==> flow/design.v <==
module alu_design #(parameter W = 16, parameter N = 4) ( 
  clock, reset, CE, INP_valid, MODE, CMD, OPA, OPB, CIN, ERR, RES, OV, COUT, G, L, E);
  input clock;
  input reset;
  input CE;                     
  input [1:0] INP_valid;       
  input MODE;                  
  input [N-1:0] CMD;           
  input [W-1:0] OPA;           
  input [W-1:0] OPB;           
  input CIN;                   
  output reg ERR;              
  output reg [2*W-1:0] RES;    
  output reg OV;               
  output reg COUT;             
  output reg G;                
  output reg L;                
  output reg E;                
parameter SHIFT_W = $clog2(W);
reg [W-1:0] opa_r, opb_r;
reg [N-1:0] cmd_r;
reg [1:0] valid_r;
reg mode_r, cin_r;
reg [2*W - 1:0] res_comb;
reg cout_comb, ov_comb, g_comb, l_comb, e_comb, err_comb;
reg [SHIFT_W-1:0] shift_amount;
always @(posedge clock or posedge reset) begin
  if (reset) begin
    opa_r   <= 0;
    opb_r   <= 0;
    cmd_r   <= 0;
    valid_r <= 0;
    mode_r  <= 0;
    cin_r   <= 0;
  end else if (CE) begin
    opa_r   <= OPA;
    opb_r   <= OPB;
    cmd_r   <= CMD;
    valid_r <= INP_valid;
    mode_r  <= MODE;
    cin_r   <= CIN;
  end
end
always @(*) begin
  res_comb  = 0;
  cout_comb = 0;
  ov_comb   = 0;
  g_comb    = 0;
  l_comb    = 0;
  e_comb    = 0;
  err_comb  = 0;
  shift_amount = 0;
  if (mode_r) begin  
    case (valid_r)
      2'b01: begin  
        case (cmd_r)
          4'b0100: begin
            res_comb  = opa_r + 1;
            cout_comb = res_comb[W];
          end
          4'b0101: begin
            res_comb = opa_r - 1;
            ov_comb  = res_comb[W];
          end
          default: err_comb = 1;
        endcase
      end
      2'b10: begin  
        case (cmd_r)
          4'b0110: begin
            res_comb  = {{W{1'b0}}, opb_r + 1};
            cout_comb = res_comb[W];
          end
          4'b0111: begin
            res_comb = {{W{1'b0}}, opb_r - 1};
            ov_comb  = res_comb[W];
          end
          default: err_comb = 1;
        endcase
      end
      2'b11: begin  
        case (cmd_r)
          4'b0000: begin
            res_comb = opa_r + opb_r;
            cout_comb = res_comb[W];
          end
          4'b0001: begin
            res_comb = opa_r - opb_r;
            ov_comb = (opa_r < opb_r);
          end
          4'b0010: begin
            res_comb = opa_r + opb_r + cin_r;
            cout_comb = res_comb[W];
          end
          4'b0011: begin
            res_comb = opa_r - opb_r - cin_r;
            ov_comb = (opa_r < (opb_r + cin_r));
          end
          4'b1000: begin  
            if (opa_r == opb_r) begin
              e_comb = 1;
              g_comb = 0;
              l_comb = 0;
            end
            else if (opa_r > opb_r) begin
              e_comb = 0;
              g_comb = 1;
              l_comb = 0;
            end
            else begin
              e_comb = 0;
              g_comb = 0;
              l_comb = 1;
            end
          end
          4'b1001:   res_comb = (opa_r + 1) * (opb_r + 1);
          4'b1010: res_comb = (opa_r << 1) * opb_r;
          4'b1011: begin  
                   res_comb = $signed(opa_r) + $signed(opb_r);
                   ov_comb = (($signed(opa_r) > 0 && $signed(opb_r) > 0 && $signed(res_comb[W-1:0]) <= 0) ||
                             ($signed(opa_r) < 0 && $signed(opb_r) < 0 && $signed(res_comb[W-1:0]) >= 0));
                  if ($signed(opa_r) == $signed(opb_r)) begin
                    e_comb = 1;
                    g_comb = 0;
                    l_comb = 0;
                  end
                  else if ($signed(opa_r) > $signed(opb_r)) begin
                    e_comb = 0;
                    g_comb = 1;
                    l_comb = 0;
                  end
                  else begin
                    e_comb = 0;
                    g_comb = 0;
                    l_comb = 1;
                  end
          end
          4'b1100: begin  
                   res_comb = $signed(opa_r) - $signed(opb_r);
                   ov_comb = (($signed(opa_r) >= 0 && $signed(opb_r) < 0 && $signed(res_comb[W-1:0]) < 0) ||
                             ($signed(opa_r) < 0 && $signed(opb_r) >= 0 && $signed(res_comb[W-1:0]) >= 0));
                   if ($signed(opa_r) == $signed(opb_r)) begin
                     e_comb = 1;
                     g_comb = 0;
                     l_comb = 0;
                   end
                   else if ($signed(opa_r) > $signed(opb_r)) begin
                     e_comb = 0;
                     g_comb = 1;
                     l_comb = 0;
                   end
                   else begin
                     e_comb = 0;
                     g_comb = 0;
                     l_comb = 1;
                  end
          end
          default: err_comb = 1;
        endcase
      end
      default: err_comb = 1;
    endcase
  end else begin  
    case (valid_r)
      2'b01: begin  
        case (cmd_r)
          4'b0110:   res_comb = {{W{1'b0}}, ~opa_r};
          4'b1000:  res_comb = {{W{1'b0}}, opa_r >> 1};
          4'b1001:  res_comb = {{W{1'b0}}, opa_r << 1};
          default: err_comb = 1;
        endcase
      end
      2'b10: begin  
        case (cmd_r)
          4'b0111:   res_comb = {{W{1'b0}}, ~opb_r};
          4'b1010:  res_comb = {{W{1'b0}}, opb_r >> 1};
          4'b1011:  res_comb = {{W{1'b0}}, opb_r << 1};
          default: err_comb = 1;
        endcase
      end
      2'b11: begin  
        case (cmd_r)
          4'b0000:   res_comb = {{W{1'b0}}, opa_r & opb_r};
          4'b0001:  res_comb = {{W{1'b0}}, ~(opa_r & opb_r)};
          4'b0010:    res_comb = {{W{1'b0}}, opa_r | opb_r};
          4'b0011:   res_comb = {{W{1'b0}}, ~(opa_r | opb_r)};
          4'b0100:   res_comb = {{W{1'b0}}, opa_r ^ opb_r};
          4'b0101:  res_comb = {{W{1'b0}}, ~(opa_r ^ opb_r)};
          4'b1100: begin  
            if (|opb_r[W-1:SHIFT_W+1])   
              err_comb = 1;
            else begin
              shift_amount = opb_r[SHIFT_W-1:0];
              res_comb = {{W{1'b0}}, (opa_r << shift_amount) | (opa_r >> (W - shift_amount))};
            end
          end
          4'b1101: begin  
            if (|opb_r[W-1:SHIFT_W+1])   
              err_comb = 1;
            else begin
              shift_amount = opb_r[SHIFT_W-1:0];
              res_comb = {{W{1'b0}}, (opa_r >> shift_amount) | (opa_r << (W - shift_amount))};
            end
          end
          default: err_comb = 1;
        endcase
      end
      default: err_comb = 1;
    endcase
  end
end
always @(posedge clock or posedge reset) begin
  if (reset) begin
    RES  <= 0;
    COUT <= 0;
    OV   <= 0;
    G    <= 0;
    L    <= 0;
    E    <= 0;
    ERR  <= 0;
  end else if (CE) begin
    RES  <= res_comb;
    COUT <= cout_comb;
    OV   <= ov_comb;
    G    <= g_comb;
    L    <= l_comb;
    E    <= e_comb;
    ERR  <= err_comb;
  end
end
endmodule
; ---- Step by step through the tools: alu_design
; Module alu_design before and after one edit of its RTL, step after step.
; "orig" refers to lines of the RTL above, "edited" to lines of the edited file.
; "diff": "edited" minus "orig" as printed here. "change_rel_pct": 100 x difference / "orig".
; Operators: Yosys type, input widths -> output width; for muxes data width and select width s.
; Cell names lack the library's common part.
; The mark n/a stands for no value.
[design]
top_module = alu_design
clk_port = clock
lib = sky130hd
corner = tt_025C_1v80

; ---- The edit
; The edit as a unified diff against the file above.
; This change comes from a script, not from a designer. The edited design behaves differently; no optimisation was intended.
; begin of diff
@@ -114,5 +114,5 @@
             end
           end
-          4'b1001:   res_comb = (opa_r + 1) * (opb_r + 1);
+          4'b1001:   res_comb = (opa_r - 1) * (opb_r + 1);
           4'b1010: res_comb = (opa_r << 1) * opb_r;
           4'b1011: begin  
; end of diff

; ---- Word-level counts
; Yosys after proc, flatten, opt, wreduce and memory -nomap, before mapping. Enables and synchronous resets that opt folds into registers are not counted as muxes. Memory bits, and registers merged into a memory's read port (data or address), are not among the register bits. Print and check cells are not counted.
[classes]
columns = item, orig, edited, diff, change_rel_pct
row1 = n_logic, 10, 10, 0, 0.00
row2 = cmp, 14, 14, 0, 0.00
row3 = multipliers, 2, 2, 0, 0.00
row4 = eq_ne, 18, 18, 0, 0.00
row5 = reduce_and_logical, 20, 20, 0, 0.00
row6 = add_sub_neg, 12, 12, 0, 0.00
row7 = shifts, 4, 4, 0, 0.00
row8 = mux, 50, 50, 0, 0.00
[op_table]
columns = cell, orig, edited, diff, change_rel_pct
row1 = $mul 17x17->32, 1, 0, -1, -100.00
row2 = $mul 17x18->32, 0, 1, 1, n/a
; Operator kinds equal on both sides are left out: 49.
[word_totals]
columns = item, orig, edited, diff, change_rel_pct
row1 = out_inout_bits, 38, 38, 0, 0.00
row2 = input_bits, 43, 43, 0, 0.00
row3 = elab_cells, 143, 143, 0, 0.00
row4 = ff_bits, 78, 78, 0, 0.00

; ---- Logic depth
; Yosys ltp: most cells in a row. Word level: on the elaborated netlist, between registers, memories and ports. Mapped: between sequential cells and ports; inverters and the memories' decode and read muxes count.
[logic_depth]
columns = item, orig, edited, diff, change_rel_pct
row1 = word_depth, 7, 7, 0, 0.00
row2 = abc_area, 0, 0, n/a, n/a
row3 = ltp_mapped, 33, 34, 1, 3.03
row4 = ltp_nobuf, 29, 29, 0, 0.00

; ---- Mapped cells and area
; Source: synth_stat.txt of the flow (Yosys; design flattened, memories mapped). It holds for the ABC_AREA given above (unset counts as 0); a run with the other value may have another netlist.
[by_type]
columns = cell_type, orig, edited, diff, change_rel_pct
row1 = o22ai_1, 66, 31, -35, -53.03
row2 = a22oi_1, 24, 53, 29, 120.83
row3 = o21ai_0, 168, 196, 28, 16.67
row4 = nor2_1, 393, 367, -26, -6.62
row5 = buf_1, 55, 38, -17, -30.91
row6 = nand3_1, 58, 42, -16, -27.59
row7 = a221oi_1, 42, 27, -15, -35.71
row8 = mux2i_1, 37, 52, 15, 40.54
row9 = xnor2_1, 185, 171, -14, -7.57
row10 = mux2_2, 7, 21, 14, 200.00
row11 = inv_1, 569, 556, -13, -2.28
row12 = ha_1, 273, 285, 12, 4.40
row13 = a211oi_1, 35, 23, -12, -34.29
row14 = a222oi_1, 17, 6, -11, -64.71
row15 = a221o_1, 2, 13, 11, 550.00
row16 = nand2_1, 505, 515, 10, 1.98
row17 = or2_2, 13, 4, -9, -69.23
row18 = o32ai_1, 12, 3, -9, -75.00
; Cell types equal on both sides are left out: 10.
; Not every row of either side is listed.
[synth_totals]
columns = item, orig, edited, diff, change_rel_pct
row1 = stdcells, 3809, 3826, 17, 0.45
row2 = seqArea_um2, 1951.9, 1951.9, 0.0, 0.00
row3 = buffers, 232, 219, -13, -5.60
row4 = yosys_area_um2, 29873.7, 30264.0, 390.3, 1.31
row5 = flip_flops, 78, 78, 0, 0.00

; ---- Path before layout
; Source: OpenSTA report_checks on the synthesized netlist (no wires, ideal clock, input and output delay 20% of the period each), path of least setup slack; recovery checks are left aside. Register names are those of the netlist, which keeps one name where synthesis merged equal registers.
[synth_path]
columns = item, orig, edited, diff, change_rel_pct
row1 = path_type, reg-to-reg, reg-to-reg, n/a, n/a
row2 = startpoint, register opb_r[0], register opb_r[1], n/a, n/a
row3 = endpoint, register RES[28], register RES[26], n/a, n/a
row4 = setup_time_ps, 133, 126, -7, n/a
row5 = path_stages, 34, 31, -3, -8.82
row6 = required_time_ps, 8167, 8174, 7, 0.09
row7 = arrival_time_ps, 8774, 8325, -449, -5.12
row8 = t_first_pin_ps, 0, 0, 0, n/a
row9 = slack_ps, -607, -151, 456, n/a
row10 = path_delay_ps, 8907, 8451, -456, -5.12
row11 = tclk_ps, 8300, 8300, 0, 0.00
row12 = path_buffers, 11, 7, -4, -36.36
row13 = period_less_setup_slack_ps, 8907, 8451, -456, -5.12
; "path_delay_ps" is the arrival time less input delay plus setup time.
; "path_stages" counts driving pins, that of a launching flip-flop among them; a cell with two outputs on the path counts twice.
; "period_less_setup_slack_ps" = period - worst setup slack (recovery checks aside). The figure is calculated, with input and output delays left at 20% of the set period.
; The rows between start and end are the longest chain of elaborated cells between them; the timing report does not say that the signal goes this way. Where chains are equally long, one stands for them.
; Each line given opens the expression or statement behind the cell; cells for indexed reads and writes are added by Yosys, which also makes memories of some case tables.
[synth_between_orig]
cell_sequence = dfrtp_1 -> clkbuf_1 -> inv_1 -> clkbuf_1 -> buf_1 -> clkbuf_1 -> buf_1 -> ha_1 -> clkbuf_1 -> clkbuf_1 -> clkbuf_1 -> buf_1 -> clkbuf_1 -> clkbuf_1 -> nand2_1 -> fa_1 -> inv_1 -> fa_1 -> fa_1 -> inv_1 -> fa_1 -> inv_1 -> ha_1 -> a211oi_1 -> o21ai_0 -> a41o_1 -> a221oi_1 -> nor3_1 -> a311o_1 -> a31oi_1 -> xor2_1 -> nor2_1 -> a2111oi_0 -> o2bb2ai_1
elab_chain_cells = 5
cone_cells = 12
classes_between = add/sub: 6; mul: 2; mux: 4
[synth_rtl_orig]
columns = item, line_no
row1 = from (decl), 20  ; reg [W-1:0] opa_r, opb_r;
row2 = from (assign), 30  ; opb_r   <= 0;
row3 = from (assign), 37  ; opb_r   <= OPB;
row4 = $add 16x1->17, 116  ; 4'b1001:   res_comb = (opa_r + 1) * (opb_r + 1);
row5 = $mul 17x17->32, 116
row6 = $pmux 32 s8, 82  ; case (cmd_r)
row7 = $pmux 32 s3, 54  ; case (valid_r)
row8 = $mux 32, 53  ; if (mode_r) begin
row9 = to (assign), 214  ; RES  <= 0;
row10 = to (assign), 222  ; RES  <= res_comb;
row11 = to (decl), 13  ; output reg [2*W-1:0] RES;
[synth_between_edited]
cell_sequence = dfrtp_1 -> clkbuf_1 -> inv_2 -> clkbuf_1 -> clkbuf_1 -> ha_1 -> clkbuf_1 -> clkbuf_1 -> buf_1 -> clkbuf_1 -> nand2_1 -> fa_1 -> fa_1 -> inv_1 -> ha_1 -> fa_1 -> inv_1 -> fa_1 -> fa_1 -> inv_1 -> ha_1 -> and3_1 -> a221oi_1 -> o211ai_1 -> a31o_2 -> a31oi_1 -> o21ai_0 -> a31oi_1 -> xor2_1 -> o211ai_1 -> a221o_1
elab_chain_cells = 5
cone_cells = 12
classes_between = add/sub: 6; mul: 2; mux: 4
[synth_rtl_edited]
columns = item, line_no
row1 = from (decl), 20  ; reg [W-1:0] opa_r, opb_r;
row2 = from (assign), 30  ; opb_r   <= 0;
row3 = from (assign), 37  ; opb_r   <= OPB;
row4 = $add 16x1->17, 116  ; 4'b1001:   res_comb = (opa_r - 1) * (opb_r + 1);
row5 = $mul 17x18->32, 116
row6 = $pmux 32 s8, 82  ; case (cmd_r)
row7 = $pmux 32 s3, 54  ; case (valid_r)
row8 = $mux 32, 53  ; if (mode_r) begin
row9 = to (assign), 214  ; RES  <= 0;
row10 = to (assign), 222  ; RES  <= res_comb;
row11 = to (decl), 13  ; output reg [2*W-1:0] RES;

; ---- Path in the finished layout
; From the final timing report of each run of pair A: the path of least setup slack in the routed layout; clock arrival at registers is part of the times.
; The path's times are printed in steps of 10 ps; the period is the one set.
[layout_path]
columns = item, orig, edited, diff, change_rel_pct
row1 = path_type, reg-to-reg, reg-to-reg, n/a, n/a
row2 = startpoint, register opb_r[5], register opb_r[8], n/a, n/a
row3 = endpoint, register RES[31], register RES[31], n/a, n/a
row4 = setup_time_ps, 130, 110, -20, n/a
row5 = path_stages, 26, 29, 3, 11.54
row6 = tclk_ps, 8080, 8080, 0, 0.00
row7 = path_buffers, 3, 1, -2, -66.67
row8 = required_time_ps, 8340, 8350, 10, 0.12
row9 = t_first_pin_ps, 380, 380, 0, 0.00
row10 = slack_ps, 190, 330, 140, n/a
row11 = arrival_time_ps, 8150, 8020, -130, -1.60
; The rows between start and end are the longest chain of elaborated cells between them; the timing report does not say that the signal goes this way. Where chains are equally long, one stands for them.
[layout_between_orig]
cell_sequence = dfrtp_1 -> buf_4 -> inv_1 -> nor2_2 -> fa_1 -> fa_1 -> fa_1 -> fa_1 -> inv_1 -> fa_1 -> inv_1 -> fa_1 -> ha_1 -> inv_1 -> nor3_1 -> o211ai_1 -> buf_4 -> a21oi_1 -> nor2_1 -> buf_4 -> o31ai_1 -> a221oi_1 -> o31a_1 -> xnor2_1 -> a221oi_1 -> o2bb2ai_1
elab_chain_cells = 5
cone_cells = 12
classes_between = add/sub: 6; mul: 2; mux: 4
[layout_rtl_orig]
columns = item, line_no
row1 = from (decl), 20  ; reg [W-1:0] opa_r, opb_r;
row2 = from (assign), 30  ; opb_r   <= 0;
row3 = from (assign), 37  ; opb_r   <= OPB;
row4 = $add 16x1->17, 116  ; 4'b1001:   res_comb = (opa_r + 1) * (opb_r + 1);
row5 = $mul 17x17->32, 116
row6 = $pmux 32 s8, 82  ; case (cmd_r)
row7 = $pmux 32 s3, 54  ; case (valid_r)
row8 = $mux 32, 53  ; if (mode_r) begin
row9 = to (assign), 214  ; RES  <= 0;
row10 = to (assign), 222  ; RES  <= res_comb;
row11 = to (decl), 13  ; output reg [2*W-1:0] RES;
[layout_between_edited]
cell_sequence = dfrtp_1 -> and3_1 -> nand2_1 -> nor3_2 -> xnor2_1 -> nand2_1 -> fa_1 -> inv_1 -> fa_1 -> inv_1 -> fa_1 -> inv_1 -> fa_1 -> inv_1 -> fa_1 -> inv_1 -> fa_1 -> ha_1 -> a21oi_1 -> o21ai_0 -> or3_1 -> o21ai_2 -> buf_4 -> o21a_1 -> nor2_1 -> a311oi_2 -> xnor2_1 -> o221ai_1 -> a221o_1
elab_chain_cells = 5
cone_cells = 12
classes_between = add/sub: 6; mul: 2; mux: 4
[layout_rtl_edited]
columns = item, line_no
row1 = from (decl), 20  ; reg [W-1:0] opa_r, opb_r;
row2 = from (assign), 30  ; opb_r   <= 0;
row3 = from (assign), 37  ; opb_r   <= OPB;
row4 = $add 16x1->17, 116  ; 4'b1001:   res_comb = (opa_r - 1) * (opb_r + 1);
row5 = $mul 17x18->32, 116
row6 = $pmux 32 s8, 82  ; case (cmd_r)
row7 = $pmux 32 s3, 54  ; case (valid_r)
row8 = $mux 32, 53  ; if (mode_r) begin
row9 = to (assign), 214  ; RES  <= 0;
row10 = to (assign), 222  ; RES  <= res_comb;
row11 = to (decl), 13  ; output reg [2*W-1:0] RES;

; ---- Measured runs
; Both versions went through the flow (Yosys, OpenROAD) with the same settings in each pair. Constraints: input delay and output delay 20% of the set period each, output load 0.01 pF.
[flow_settings_pair_A]
CORE_UTILIZATION = 45
PLACE_DENSITY = 0.6
period_ns = 8.08
CAP_MARGIN = 20
CORE_MARGIN = 2
SLEW_MARGIN = 20
[measured_pair_A]
columns = item, orig, edited, diff, change_rel_pct
row1 = die_area_um2, 68463.3, 69342.7, 879.4, 1.28
row2 = synth_chip_area_um2, 29873.7, 30264.0, 390.3, 1.31
row3 = cell_area_final_um2, 33498.4, 33256.9, -241.5, -0.72
row4 = fin_util_pct, 51.0, 49.7, -1.3, n/a
row5 = power.total_uw, 15401, 15916, 515, 3.34
row6 = ws_setup_ps, 187, 333, 146, n/a
[flow_settings_pair_B]
CORE_UTILIZATION = 37
GPL_ROUTABILITY_DRIVEN = 1
HOLD_SLACK_MARGIN = 0.1
MAX_ROUTING_LAYER = met5
MIN_ROUTING_LAYER = met1
PLACE_DENSITY_LB_ADDON = 0.16
SLEW_MARGIN = 20
period_ns = 4.59
CAP_MARGIN = 20
CORE_MARGIN = 2
[measured_pair_B]
columns = item, orig, edited, diff, change_rel_pct
row1 = die_area_um2, 83027.5, 84097.1, 1069.6, 1.29
row2 = synth_chip_area_um2, 29873.7, 30264.0, 390.3, 1.31
row3 = cell_area_final_um2, 40749.1, 39630.5, -1118.6, -2.75
row4 = fin_util_pct, 50.8, 49.0, -1.8, n/a
row5 = ws_setup_ps, -2730, -2630, 100, n/a
; By "power.total_uw" is meant OpenSTA's value without simulated activity: inputs other than the clock are taken to toggle once in ten clock periods, and the tool carries that through the logic.
